==> flow/design.v <==
`timescale 1ns/1ns
module cpx_multiply #(parameter xi_bits = 12,
		                  parameter xq_bits = 12,
		                  parameter yi_bits = 12,
		                  parameter yq_bits = 12,
		                  parameter i_bits = 24,
		                  parameter q_bits = 24
		                  )
   (input clk,
    input                      rst,
    input                      m_axis_tready,
    input                      m_axis_tvalid,
    input signed [xi_bits-1:0] xi,
    input signed [xq_bits-1:0] xq,
    input signed [yi_bits-1:0] yi,
    input signed [yq_bits-1:0] yq,
    output reg                 s_axis_tready,
    output signed [i_bits-1:0] i,
    output signed [q_bits-1:0] q,
    output reg                 s_axis_tvalid
    );
   reg [2:0]                   pipeline;
   reg signed [(xi_bits + yi_bits)-1:0] 	   i_sub;
   reg signed [(xi_bits + yi_bits)-1:0]      i_sub_out;
   reg signed [(xq_bits + yq_bits)-1:0]      q_add;
   reg signed [(xq_bits + yq_bits)-1:0]      q_add_out;
   reg signed [(xi_bits + yi_bits)-1:0]      xu;
   reg signed [(xi_bits + yi_bits)-1:0]      xu_out;
   reg signed [(xq_bits + yq_bits)-1:0]      yv;
   reg signed [(xq_bits + yq_bits)-1:0]      yv_out;
   reg signed [(xi_bits + yq_bits)-1:0]      xv;
   reg signed [(xi_bits + yq_bits)-1:0]      xv_out;
   reg signed [(xq_bits + yi_bits)-1:0]      yu;
   reg signed [(xq_bits + yi_bits)-1:0]      yu_out;
   assign i = i_sub_out[(xi_bits+yi_bits)-1: (xi_bits+yi_bits-i_bits)];
   assign q = q_add_out[(xq_bits+yq_bits)-1: (xq_bits+yq_bits-q_bits)];
   always @(posedge clk) begin
      if (rst) begin
         xu <= 'd0;
         yv <= 'd0;
         xv <= 'd0;
         yu <= 'd0;
      end else if (m_axis_tvalid & s_axis_tready) begin
         xu <= xi * yi;
         yv <= xq * yq;
         xv <= xi * yq;
         yu <= xq * yi;
      end else begin
         xu <= xu;
         yv <= yv;
         xv <= xv;
         yu <= yu;
      end  
   end
   always @(posedge clk) begin
      if (rst) begin
         xu_out <= 'd0;
         yv_out <= 'd0;
         xv_out <= 'd0;
         yu_out <= 'd0;
         i_sub <= 'd0;
         i_sub_out <= 'd0;
         q_add <= 'd0;
         q_add_out <= 'd0;
      end else if(m_axis_tready) begin
         xu_out <= xu;
         yv_out <= yv;
         xv_out <= xv;
         yu_out <= yu;
         i_sub <= xu_out - yv_out;
         i_sub_out <= i_sub;
         q_add <= xv_out + yu_out;
         q_add_out <= q_add;
      end  
      else begin
         xu_out <= xu_out;
         yv_out <= yv_out;
         xv_out <= xv_out;
         yu_out <= yu_out;
         i_sub <= i_sub;
         i_sub_out <= i_sub_out;
         q_add <= q_add;
         q_add_out <= q_add_out;
      end  
   end  
   always @(posedge clk) begin
      if (rst) begin
         pipeline <= 3'b0;
         s_axis_tvalid <= 1'b0;
      end else begin
         if(m_axis_tvalid & s_axis_tready) begin
            pipeline <= (pipeline << 1) | {2'b00, m_axis_tready};
         end else if (m_axis_tready) begin
            pipeline <= (pipeline << 1);
         end
         s_axis_tvalid <= pipeline[2];
      end
   end  
   always @(posedge clk) begin
      if (rst) begin
         s_axis_tready <= 1'b0;
      end else begin
         s_axis_tready <= m_axis_tready | ~pipeline[0];
      end
   end
endmodule  
`timescale 1ns/1ns
module dot_prod_pip #(parameter xi_bits = 12,
                      parameter xq_bits = 12,
                      parameter yi_bits = 12,
                      parameter yq_bits = 12,
                      parameter i_bits = 24,
                      parameter q_bits = 24,
                      parameter dot_length = 5,
                      parameter dot_length_counter_bits = 3,
                      parameter sum_i_bits = 24,
                      parameter sum_q_bits = 24
                      )
   (input clk,
    input                          rst,
    input                          m_axis_product_tready,
    input                          m_axis_x_tvalid,
    input [xi_bits - 1:0]          xi,
    input [xq_bits - 1:0]          xq,
    input                          m_axis_y_tvalid,
    input [yi_bits - 1:0]          yi,
    input [yq_bits - 1:0]          yq,
    output reg                     s_axis_product_tvalid,
    output reg signed [i_bits-1:0] i,
    output reg signed [q_bits-1:0] q
    );
   wire                            cpx_m_axis_tvalid;
   wire signed [xi_bits + yi_bits -1:0] mult_out_i;
   wire signed [xq_bits + yq_bits -1:0] mult_out_q;
   wire signed [sum_i_bits - 1:0]       mult_out_i_extended;
   wire signed [sum_q_bits - 1:0]       mult_out_q_extended;
   reg signed [sum_i_bits - 1:0]        sum_i;
   reg signed [sum_q_bits - 1:0]        sum_q;
   reg [dot_length_counter_bits:0]      dot_length_counter;
   wire [31:0]                          dot_length_counter_extended;
   wire                                 s_axis_cpx_tvalid;
   wire                                 s_axis_cpx_tready;
   assign cpx_m_axis_tvalid = m_axis_x_tvalid & m_axis_y_tvalid;
   assign mult_out_i_extended = { {(sum_i_bits - (xi_bits + yi_bits)){mult_out_i[xi_bits + yi_bits - 1]}}, mult_out_i};
   assign mult_out_q_extended = { {(sum_q_bits - (xq_bits + yq_bits)){mult_out_q[xq_bits + yq_bits - 1]}}, mult_out_q};
   assign dot_length_counter_extended = { {(31 - dot_length_counter_bits){dot_length_counter[dot_length_counter_bits]}}, dot_length_counter};
   cpx_multiply #(.xi_bits(xi_bits),
                  .xq_bits(xq_bits),
                  .yi_bits(yi_bits),
                  .yq_bits(yq_bits),
                  .i_bits(xi_bits + yi_bits),
                  .q_bits(xq_bits + yq_bits)) cpx_multiply_dot_pip(.clk(clk),
                                                                   .rst(rst),
                                                                   .m_axis_tready(m_axis_product_tready),
                                                                   .m_axis_tvalid(cpx_m_axis_tvalid),
                                                                   .xi(xi),
                                                                   .xq(xq),
                                                                   .yi(yi),
                                                                   .yq(yq),
                                                                   .i(mult_out_i),
                                                                   .q(mult_out_q),
                                                                   .s_axis_tready(s_axis_cpx_tready),
                                                                   .s_axis_tvalid(s_axis_cpx_tvalid));
   always @(posedge clk) begin
      if (rst) begin
         dot_length_counter <= -'d1;
         sum_i <= 'd0;
         sum_q <= 'd0;
      end
      else if (s_axis_cpx_tvalid && m_axis_product_tready) begin
         if (dot_length_counter_extended < (dot_length - 1)) begin
            dot_length_counter <= dot_length_counter + 1'b1;
            sum_i <= sum_i + mult_out_i_extended;
            sum_q <= sum_q + mult_out_q_extended;
         end
         else begin
            dot_length_counter <= 'd0;
            sum_i <= mult_out_i_extended;
            sum_q <= mult_out_q_extended;
         end  
      end  
      else if (m_axis_product_tready) begin
         if(dot_length_counter_extended == (dot_length - 1)) begin
            dot_length_counter <= 'd0;
            sum_i <= 'd0;
            sum_q <= 'd0;
         end
      end
   end  
   always @(posedge clk) begin
      if (rst) begin
         s_axis_product_tvalid <= 1'b0;
         i <= 'd0;
         q <= 'd0;
      end
      else if(dot_length_counter_extended == (dot_length - 1)) begin
         s_axis_product_tvalid <= 1'b1;
         i <= sum_i[sum_i_bits - 1:(sum_i_bits - i_bits)];
         q <= sum_q[sum_q_bits - 1:(sum_q_bits - q_bits)];
      end
      else begin
         s_axis_product_tvalid <= 1'b0;
         i <= i;
         q <= q;
      end
   end
endmodule  
`timescale 1ns/1ns
module arg_max #(parameter buffer_length = 10,
                 parameter index_bits = 4,
                 parameter out_max_bits = 4,
                 parameter i_bits = 12,
                 parameter q_bits = 12
                 )
   (input clk,
    input                           rst,
    input                           m_axis_tvalid,
    input signed [i_bits - 1:0]     xi,
    input signed [q_bits - 1:0]     xq,
    output reg                      s_axis_tready,
    input                           m_axis_tready,
    output reg [out_max_bits - 1:0] out_max,
    output reg [index_bits-1:0]     index,
    output reg                      s_axis_tvalid
    );
   reg signed [index_bits:0]        icounter;
   wire signed [31:0]               icounter_extended;
   reg [i_bits + i_bits - 2:0]      i_square;
   reg [q_bits + q_bits - 2:0]      q_square;
   reg [out_max_bits - 1:0]         argsum;
   reg                              sq_stage_valid;
   reg                              sum_stage_valid;
   reg                              cmp_stage_valid;
   wire                             result_collected;
   reg                              result_collected_buff;
   wire                             result_collected_cond;
   assign icounter_extended = { {(31 - index_bits){icounter[index_bits]}}, icounter};
   assign result_collected = s_axis_tvalid & m_axis_tready;
   assign result_collected_cond = result_collected | result_collected_buff;
   always @(posedge clk) begin
      if (rst) begin
         s_axis_tready <= 1'b0;
      end
      else if (icounter_extended < buffer_length) begin
         s_axis_tready <= 1'b1;
      end
      else if ((icounter_extended == buffer_length) | result_collected_cond) begin
         s_axis_tready <= 1'b1;
      end
      else begin
         s_axis_tready <= 1'b0;
      end
   end
   always @(posedge clk) begin
      if (rst) begin
         i_square <= 'd0;
         q_square <= 'd0;
         sq_stage_valid <= 1'b0;
      end
      else if (m_axis_tvalid & (s_axis_tready)) begin
         i_square <= xi * xi;
         q_square <= xq * xq;
         sq_stage_valid <= 1'b1;
      end else begin
         i_square <= i_square;
         q_square <= q_square;
         sq_stage_valid <= 1'b0;
      end
   end
   always @(posedge clk) begin
      if (rst) begin
         argsum <= 'd0;
         sum_stage_valid <= 1'b0;
      end
      else if (sq_stage_valid) begin
         argsum <= i_square + q_square;
         sum_stage_valid <= 1'b1;
      end
      else if ((icounter_extended == buffer_length -1) && !sq_stage_valid) begin
         argsum <= 'd0;
         sum_stage_valid <= 1'b0;
      end
      else begin
         argsum <= argsum;
         sum_stage_valid <= 1'b0;
      end
   end
   always @(posedge clk) begin
      if (rst) begin
         index <= 'd0;
         out_max <= 'd0;
         cmp_stage_valid <= 1'b0;
      end
      else if ((icounter_extended == 'd0) && !sum_stage_valid && result_collected_cond) begin
         index <= 'd0;
         out_max <= argsum;
         cmp_stage_valid <= 1'b0;
      end
      else if ((argsum > out_max) && sum_stage_valid) begin
         index <= icounter[index_bits - 1:0];
         out_max <= argsum;
         cmp_stage_valid <= 1'b1;
      end
      else if (sum_stage_valid) begin
         index <= index;
         out_max <= out_max;
         cmp_stage_valid <= 1'b1;
      end
      else begin
         index <= index;
         out_max <= out_max;
         cmp_stage_valid <= 1'b0;
      end
   end  
   always @(posedge clk) begin
      if (rst) begin
         icounter <= 'd0;
      end
      else if (icounter_extended < (buffer_length - 1)) begin
         if (sum_stage_valid) begin
            icounter <= icounter + 1'b1;
         end else begin
            icounter <= icounter;
         end
      end
      else if (icounter_extended == (buffer_length - 1)) begin
         icounter <= 'd0;
      end else begin
         icounter <= icounter;
      end
   end  
   always @(posedge clk) begin
      if (rst) begin
         result_collected_buff <= 1'b0;
         s_axis_tvalid <= 1'b0;
      end
      else begin
         result_collected_buff <= result_collected;
         if (result_collected_cond) begin
            s_axis_tvalid <= 1'b0;
         end
         else if (icounter_extended == (buffer_length - 1)) begin
            s_axis_tvalid <= 1'b1;
         end
         else begin
            s_axis_tvalid <= s_axis_tvalid;
         end
      end
   end
endmodule  
`timescale 1ns/1ns
module x_corr #(parameter xi_bits = 12,
                parameter xq_bits = 12,
                parameter yi_bits = 12,
                parameter yq_bits = 12,
                parameter i_bits = 31,
                parameter q_bits = 31,
                parameter length = 102,
                parameter length_counter_bits = 7,
                parameter out_max_bits = 62
                )
   (input clk,
    input                              rst,
    output                             s_axis_tready,
    input [xi_bits - 1:0]              xi,
    input [xq_bits - 1:0]              xq,
    input [yi_bits - 1:0]              yi,
    input [yq_bits - 1:0]              yq,
    input                              m_axis_tvalid,
    input                              m_axis_tready,
    output [out_max_bits - 1:0]        out_max,
    output [length_counter_bits - 1:0] index,
    output                             s_axis_tvalid
    );
   wire                                s_axis_product_tvalid;
   wire                                m_axis_x_tvalid;
   wire                                m_axis_y_tvalid;
   wire                                m_axis_product_tready;
   wire signed [31 - 1:0] i;
   wire signed [31 - 1:0] q;
   assign m_axis_x_tvalid = m_axis_tvalid;
   assign m_axis_y_tvalid = m_axis_tvalid;
   assign m_axis_product_tready = s_axis_tready;
   dot_prod_pip #(.xi_bits(12),
                  .xq_bits(12),
                  .yi_bits(12),
                  .yq_bits(12),
                  .i_bits(31),
                  .q_bits(31),
                  .dot_length(100),
                  .dot_length_counter_bits(7),
                  .sum_i_bits(31),
                  .sum_q_bits(31)
                  ) dp_x_corr (.clk(clk),
                               .rst(rst),
                               .m_axis_product_tready(m_axis_product_tready),
                               .m_axis_x_tvalid(m_axis_x_tvalid),
                               .xi(xi),
                               .xq(xq),
                               .m_axis_y_tvalid(m_axis_y_tvalid),
                               .yi(yi),
                               .yq(yq),
                               .s_axis_product_tvalid(s_axis_product_tvalid),
                               .i(i),
                               .q(q)
                               );
                                  arg_max #(.buffer_length(length),
                                            .index_bits(length_counter_bits),
                                            .out_max_bits(out_max_bits),
                                            .i_bits(31),
                                            .q_bits(31)) arg_max_xc(.clk(clk),
                                                                    .rst(rst),
                                                                    .m_axis_tvalid(s_axis_product_tvalid),
                                                                    .xi(i),
                                                                    .xq(q),
                                                                    .s_axis_tready(s_axis_tready),
                                                                    .m_axis_tready(m_axis_tready),
                                                                    .out_max(out_max),
                                                                    .index(index),
                                                                    .s_axis_tvalid(s_axis_tvalid)
                                                                    );
endmodule  
* Step by step through the tools: x_corr
What the tools print for x_corr, step after step. Line numbers count from 1 in the design file above. The mark - stands for no value.
Set-up: top x_corr, clock port clk, standard-cell library sky130hd, timing corner tt_025C_1v80

* Elaborated design
Source: Yosys, flattened and elaborated, memories not mapped. Widths are those after wreduce. Registers that Yosys merges into a memory's read port (data or address) are not register bits. Print and check cells do not count. Equal cells are merged and count once.
Operators by class: multiply operators 6, multiplexer cells 24, order comparisons 4, reductions and logical operators 18, $add $sub $neg 7, equality and inequality tests 4, bitwise logic cells 8
Operators with widths (count):
- multiplier 31 x 31 -> 61 bit | 2
- multiplier 12 x 12 -> 24 bit | 4
- two-way mux 62 bit | 4
- two-way mux 31 bit | 6
- adder 31 x 24 -> 31 bit | 2
- adder 61 x 61 -> 62 bit | 1
- greater-than comparator 62 bit | 1
- two-way mux 8 bit | 7
- < comparator 32 x 7 -> 1 bit (second input constant) | 1
- equality test 32 x 7 -> 1 bit (second input constant) | 1
- zero test 32 bit | 1
- adder 24 bit | 1
- subtractor 24 bit | 1
- adder 8 x 1 -> 8 bit (second input constant) | 2
- < comparator 8 bit (second input constant) | 2
- equality test 8 bit (second input constant) | 2
- nonzero test 2 bit | 6
- two-way mux 3 bit | 2
- logical AND 1 bit | 5
- two-way mux 1 bit | 5
- AND reduction 2 bit | 2
- OR reduction 2 bit | 2
- AND 1 bit | 3
- bitwise OR 1 bit | 3
- bitwise OR 3 x 1 -> 3 bit | 1
- zero test 1 bit | 2
- inequality test 2 x 1 -> 1 bit (second input constant) | 1
- inverter 1 bit | 1
Bit counts: bits in registers 692, output and inout bits 71, bits of input ports 52

* Longest topological paths
Depth = most cells in a row (Yosys ltp): at word level without a register or memory, in the mapped netlist without a sequential cell, where the memories' decode and read muxes count.
Logic depth: word-level depth 5, ABC_AREA 1, mapped depth 37

* Synthesis result
The flow's flattened synthesis, as Yosys stat reports it; memories are mapped. The netlist is that of the ABC_AREA named above (0 if unset); the other value can give another one. Totals and module areas in this step are rounded.
Cells by type:
- sky130_fd_sc_hd__fa_1 | count 2420, area in all 4.84E+04 um2
- sky130_fd_sc_hd__inv_1 | count 4652, area in all 1.75E+04 um2
- sky130_fd_sc_hd__nand2_1 | count 3856, area in all 1.45E+04 um2
- sky130_fd_sc_hd__dfxtp_1 | count 690, area in all 1.38E+04 um2
- sky130_fd_sc_hd__ha_1 | count 821, area in all 1.03E+04 um2
- sky130_fd_sc_hd__nor2_1 | count 1192, area in all 4.47E+03 um2
- sky130_fd_sc_hd__a21oi_1 | count 809, area in all 4.05E+03 um2
- sky130_fd_sc_hd__o21ai_0 | count 590, area in all 2.95E+03 um2
- sky130_fd_sc_hd__nand3_1 | count 537, area in all 2.69E+03 um2
- sky130_fd_sc_hd__clkbuf_1 | count 459, area in all 1.72E+03 um2
- sky130_fd_sc_hd__xor2_1 | count 134, area in all 1.17E+03 um2
- sky130_fd_sc_hd__nand4_1 | count 115, area in all 719.44 um2
- sky130_fd_sc_hd__xnor2_1 | count 70, area in all 613.088 um2
- sky130_fd_sc_hd__o21bai_1 | count 69, area in all 517.997 um2
- sky130_fd_sc_hd__nor3_1 | count 85, area in all 425.408 um2
- sky130_fd_sc_hd__o211ai_1 | count 37, area in all 277.766 um2
- sky130_fd_sc_hd__a21o_1 | count 30, area in all 225.216 um2
- sky130_fd_sc_hd__buf_2 | count 45, area in all 225.216 um2
Not listed: further types 40, cells in them 254.
Mapped netlist: mapped cells 16865, buffer cells 546, flip-flop cells 690, mapped area 126000 um2

* Worst setup path after synthesis
OpenSTA on the mapped netlist: ideal clock, no wires. The path of least setup slack (recovery checks aside). Input and output delay are each 20% of the period. Register names are those of the netlist, which keeps one name where synthesis merged equal registers.
Timing post-synthesis: kind reg2reg, start reg dp_x_corr.i[30], end reg arg_max_xc.i_square[55], stages 29, delay of the path 7321 ps, setup slack 2679 ps, setup time 109 ps, arrival 7212 ps, path buffers 2, period 10000 ps, required time 9891 ps, launch time at the first pin 0 ps, synthesis period reached 7321 ps
"delay of the path" is the arrival time less input delay plus setup time. "stages": output pins that drive a net of the path, with the launching flip-flop's if there is one; two outputs of one cell count as two. "synthesis period reached" is the clock period less the worst setup slack; recovery checks do not enter. This is arithmetic on one report: input and output delays are still those of the set period (20% each). The rows between start and end are the longest chain of elaborated cells between them; the timing report does not say that the signal goes this way. Where chains are equally long, one stands for them. Each line given opens the expression or statement behind the cell; cells for indexed reads and writes are added by Yosys, which also makes memories of some case tables. At most two assigning lines are given for a register; there are more.
On the way, post-synthesis: cell sequence sky130_fd_sc_hd__dfxtp_1 -> sky130_fd_sc_hd__clkbuf_1 -> sky130_fd_sc_hd__buf_1 -> sky130_fd_sc_hd__nand2_1 -> sky130_fd_sc_hd__fa_1 -> sky130_fd_sc_hd__fa_1 -> sky130_fd_sc_hd__inv_1 -> sky130_fd_sc_hd__fa_1 -> sky130_fd_sc_hd__inv_1 -> sky130_fd_sc_hd__fa_1 -> sky130_fd_sc_hd__fa_1 -> sky130_fd_sc_hd__inv_1 -> sky130_fd_sc_hd__fa_1 -> sky130_fd_sc_hd__inv_1 -> sky130_fd_sc_hd__fa_1 -> sky130_fd_sc_hd__fa_1 -> sky130_fd_sc_hd__inv_1 -> sky130_fd_sc_hd__ha_1 -> sky130_fd_sc_hd__nand2_1 -> sky130_fd_sc_hd__nor2_1 -> sky130_fd_sc_hd__inv_1 -> sky130_fd_sc_hd__nor2_1 -> sky130_fd_sc_hd__nand2_1 -> sky130_fd_sc_hd__nor3_1 -> sky130_fd_sc_hd__nand2_1 -> sky130_fd_sc_hd__nand3_1 -> sky130_fd_sc_hd__nand3_1 -> sky130_fd_sc_hd__nand2_1 -> sky130_fd_sc_hd__inv_1, cells in the longest elaborated chain 1, elaborated cells between the ends (all ways) 1, those cells by class mul: 1
Ends and longest elaborated chain, post-synthesis:
- start: declaration | RTL line 129 | output reg signed [i_bits-1:0] i,
- start: assignment | RTL line 198 | i <= sum_i[sum_i_bits - 1:(sum_i_bits - i_bits)];
- start: assignment | RTL line 203 | i <= i;
- multiplier 31 x 31 -> 61 bit | RTL line 261 | i_square <= xi * xi;
- end: assignment | RTL line 261
- end: assignment | RTL line 265 | i_square <= i_square;
- end: declaration | RTL line 228 | reg [i_bits + i_bits - 2:0]      i_square;

* Path in the finished layout
Path of least setup slack in the final report of stored run 1 (OpenROAD, finished layout, wires in). Where an end is a register, its clock arrival counts in the times. The report prints the path's times to 10 ps; the period is as set.
Timing after layout: kind reg2reg, start reg dp_x_corr.q[9], end reg arg_max_xc.q_square[32], setup time 150 ps, launch time at the first pin 700 ps, arrival 9030 ps, stages 25, setup slack 1310 ps, period 9790 ps, path buffers 0, required time 10340 ps
The rows between start and end are the longest chain of elaborated cells between them; the timing report does not say that the signal goes this way. Where chains are equally long, one stands for them. At most two assigning lines are given for a register; there are more.
On the way, after layout: cell sequence sky130_fd_sc_hd__dfxtp_1 -> sky130_fd_sc_hd__nand2_1 -> sky130_fd_sc_hd__fa_1 -> sky130_fd_sc_hd__inv_1 -> sky130_fd_sc_hd__fa_1 -> sky130_fd_sc_hd__inv_1 -> sky130_fd_sc_hd__fa_1 -> sky130_fd_sc_hd__fa_1 -> sky130_fd_sc_hd__inv_1 -> sky130_fd_sc_hd__fa_1 -> sky130_fd_sc_hd__fa_1 -> sky130_fd_sc_hd__fa_1 -> sky130_fd_sc_hd__inv_1 -> sky130_fd_sc_hd__fa_1 -> sky130_fd_sc_hd__inv_1 -> sky130_fd_sc_hd__ha_1 -> sky130_fd_sc_hd__nand2_1 -> sky130_fd_sc_hd__inv_1 -> sky130_fd_sc_hd__a21oi_1 -> sky130_fd_sc_hd__o21bai_1 -> sky130_fd_sc_hd__inv_1 -> sky130_fd_sc_hd__nand2_1 -> sky130_fd_sc_hd__a21oi_1 -> sky130_fd_sc_hd__xor2_1 -> sky130_fd_sc_hd__a21oi_1, cells in the longest elaborated chain 1, elaborated cells between the ends (all ways) 1, those cells by class mul: 1
Ends and longest elaborated chain, after layout:
- start: declaration | RTL line 130 | output reg signed [q_bits-1:0] q
- start: assignment | RTL line 199 | q <= sum_q[sum_q_bits - 1:(sum_q_bits - q_bits)];
- start: assignment | RTL line 204 | q <= q;
- multiplier 31 x 31 -> 61 bit | RTL line 262 | q_square <= xq * xq;
- end: assignment | RTL line 262
- end: assignment | RTL line 266 | q_square <= q_square;
- end: declaration | RTL line 229 | reg [q_bits + q_bits - 2:0]      q_square;

## Implementation results

Record of 3 stored runs of the RTL-to-layout flow on x_corr, platform sky130hd. The runs are unordered. Constraints: input delay and output delay 20% of the set period each, output load 0.01 pF.
"achieved clock period" is the run's clock period less its worst setup slack. It is reckoned from that one timing run; input and output delays stay at 20% of the period that was set.
"total power of the final layout" is the tool's figure for a default switching activity; nothing was simulated.
Values from the reports are rounded here.

[stored run 1] flow files
==> flow/run.sh <==
#!/bin/bash
# the make line also repeats the synthesis and layout settings of config.mk as NAME=value (left out here)
make -C /OpenROAD-flow-scripts/flow DESIGN_CONFIG=/design/flow/config.mk WORK_HOME=/design/flow/orfs CLKGATE_MAP_FILE= finish
==> flow/config.mk <==
export PLATFORM = sky130hd
export DESIGN_NAME = x_corr
export DESIGN_NICKNAME = x_corr
export VERILOG_FILES = /design/flow/design.v
export SDC_FILE = /design/flow/constraint.sdc
export NUM_CORES = 4
export LEC_CHECK = 0
export ABC_AREA = 1
export CAP_MARGIN = 20
export CELL_PAD_IN_SITES_DETAIL_PLACEMENT = 0
export CORE_ASPECT_RATIO = 1.6
export CORE_MARGIN = 2
export CORE_UTILIZATION = 44
export CTS_CLUSTER_DIAMETER = 97
export GPL_ROUTABILITY_DRIVEN = 0
export PLACE_DENSITY_LB_ADDON = 0.24
export SLEW_MARGIN = 5
export TNS_END_PERCENT = 10
==> flow/constraint.sdc <==
create_clock -name core_clock -period 9.79 [get_ports {clk}]
set_input_delay 1.9580 -clock core_clock [delete_from_list [all_inputs] [get_ports {clk}]]
set_output_delay 1.9580 -clock core_clock [all_outputs]
set_load 0.01 [all_outputs]

[stored run 1] result: total die area 292000 um2; achieved clock period 8484 ps; setup slack of the critical path 1310 ps; final design utilization 47.0%; netlist area reported by Yosys 126000 um2; worst hold slack in the final report 447 ps; total negative slack on setup checks 0 ps; total power of the final layout 16400 µW

[stored run 2] flow files
==> flow/run.sh <==
#!/bin/bash
# the make line also repeats the synthesis and layout settings of config.mk as NAME=value (left out here)
make -C /OpenROAD-flow-scripts/flow DESIGN_CONFIG=/design/flow/config.mk WORK_HOME=/design/flow/orfs CLKGATE_MAP_FILE= finish
==> flow/config.mk <==
export PLATFORM = sky130hd
export DESIGN_NAME = x_corr
export DESIGN_NICKNAME = x_corr
export VERILOG_FILES = /design/flow/design.v
export SDC_FILE = /design/flow/constraint.sdc
export NUM_CORES = 4
export LEC_CHECK = 0
export ABC_AREA = 0
export CAP_MARGIN = 20
export CELL_PAD_IN_SITES_DETAIL_PLACEMENT = 2
export CORE_ASPECT_RATIO = 1.29
export CORE_MARGIN = 2
export CORE_UTILIZATION = 31
export CTS_CLUSTER_DIAMETER = 34
export HOLD_SLACK_MARGIN = -0.08
export MIN_ROUTING_LAYER = met2
export PLACE_DENSITY_LB_ADDON = 0.08
export SETUP_SLACK_MARGIN = 0.29
export SLEW_MARGIN = 25
==> flow/constraint.sdc <==
create_clock -name core_clock -period 10.8 [get_ports {clk}]
set_input_delay 2.1600 -clock core_clock [delete_from_list [all_inputs] [get_ports {clk}]]
set_output_delay 2.1600 -clock core_clock [all_outputs]
set_load 0.01 [all_outputs]

[stored run 2] result: total die area 379000 um2; achieved clock period 9857 ps; setup slack of the critical path 943 ps; final design utilization 34.8%; netlist area reported by Yosys 116000 um2; worst hold slack in the final report 411 ps; total negative slack on setup checks 0 ps; total power of the final layout 18100 µW

[stored run 3] flow files
==> flow/run.sh <==
#!/bin/bash
# the make line also repeats the synthesis and layout settings of config.mk as NAME=value (left out here)
make -C /OpenROAD-flow-scripts/flow DESIGN_CONFIG=/design/flow/config.mk WORK_HOME=/design/flow/orfs CLKGATE_MAP_FILE= finish
==> flow/config.mk <==
export PLATFORM = sky130hd
export DESIGN_NAME = x_corr
export DESIGN_NICKNAME = x_corr
export VERILOG_FILES = /design/flow/design.v
export SDC_FILE = /design/flow/constraint.sdc
export NUM_CORES = 4
export LEC_CHECK = 0
export CAP_MARGIN = 20
export CORE_MARGIN = 2
export CORE_UTILIZATION = 40
export SETUP_SLACK_MARGIN = -0.43
export SLEW_MARGIN = 20
==> flow/constraint.sdc <==
create_clock -name core_clock -period 9.08 [get_ports {clk}]
set_input_delay 1.8160 -clock core_clock [delete_from_list [all_inputs] [get_ports {clk}]]
set_output_delay 1.8160 -clock core_clock [all_outputs]
set_load 0.01 [all_outputs]

[stored run 3] result: total die area 294000 um2; achieved clock period 8586 ps; setup slack of the critical path 494 ps; final design utilization 43.3%; netlist area reported by Yosys 116000 um2; worst hold slack in the final report 414 ps; total negative slack on setup checks 0 ps; total power of the final layout 17000 µW
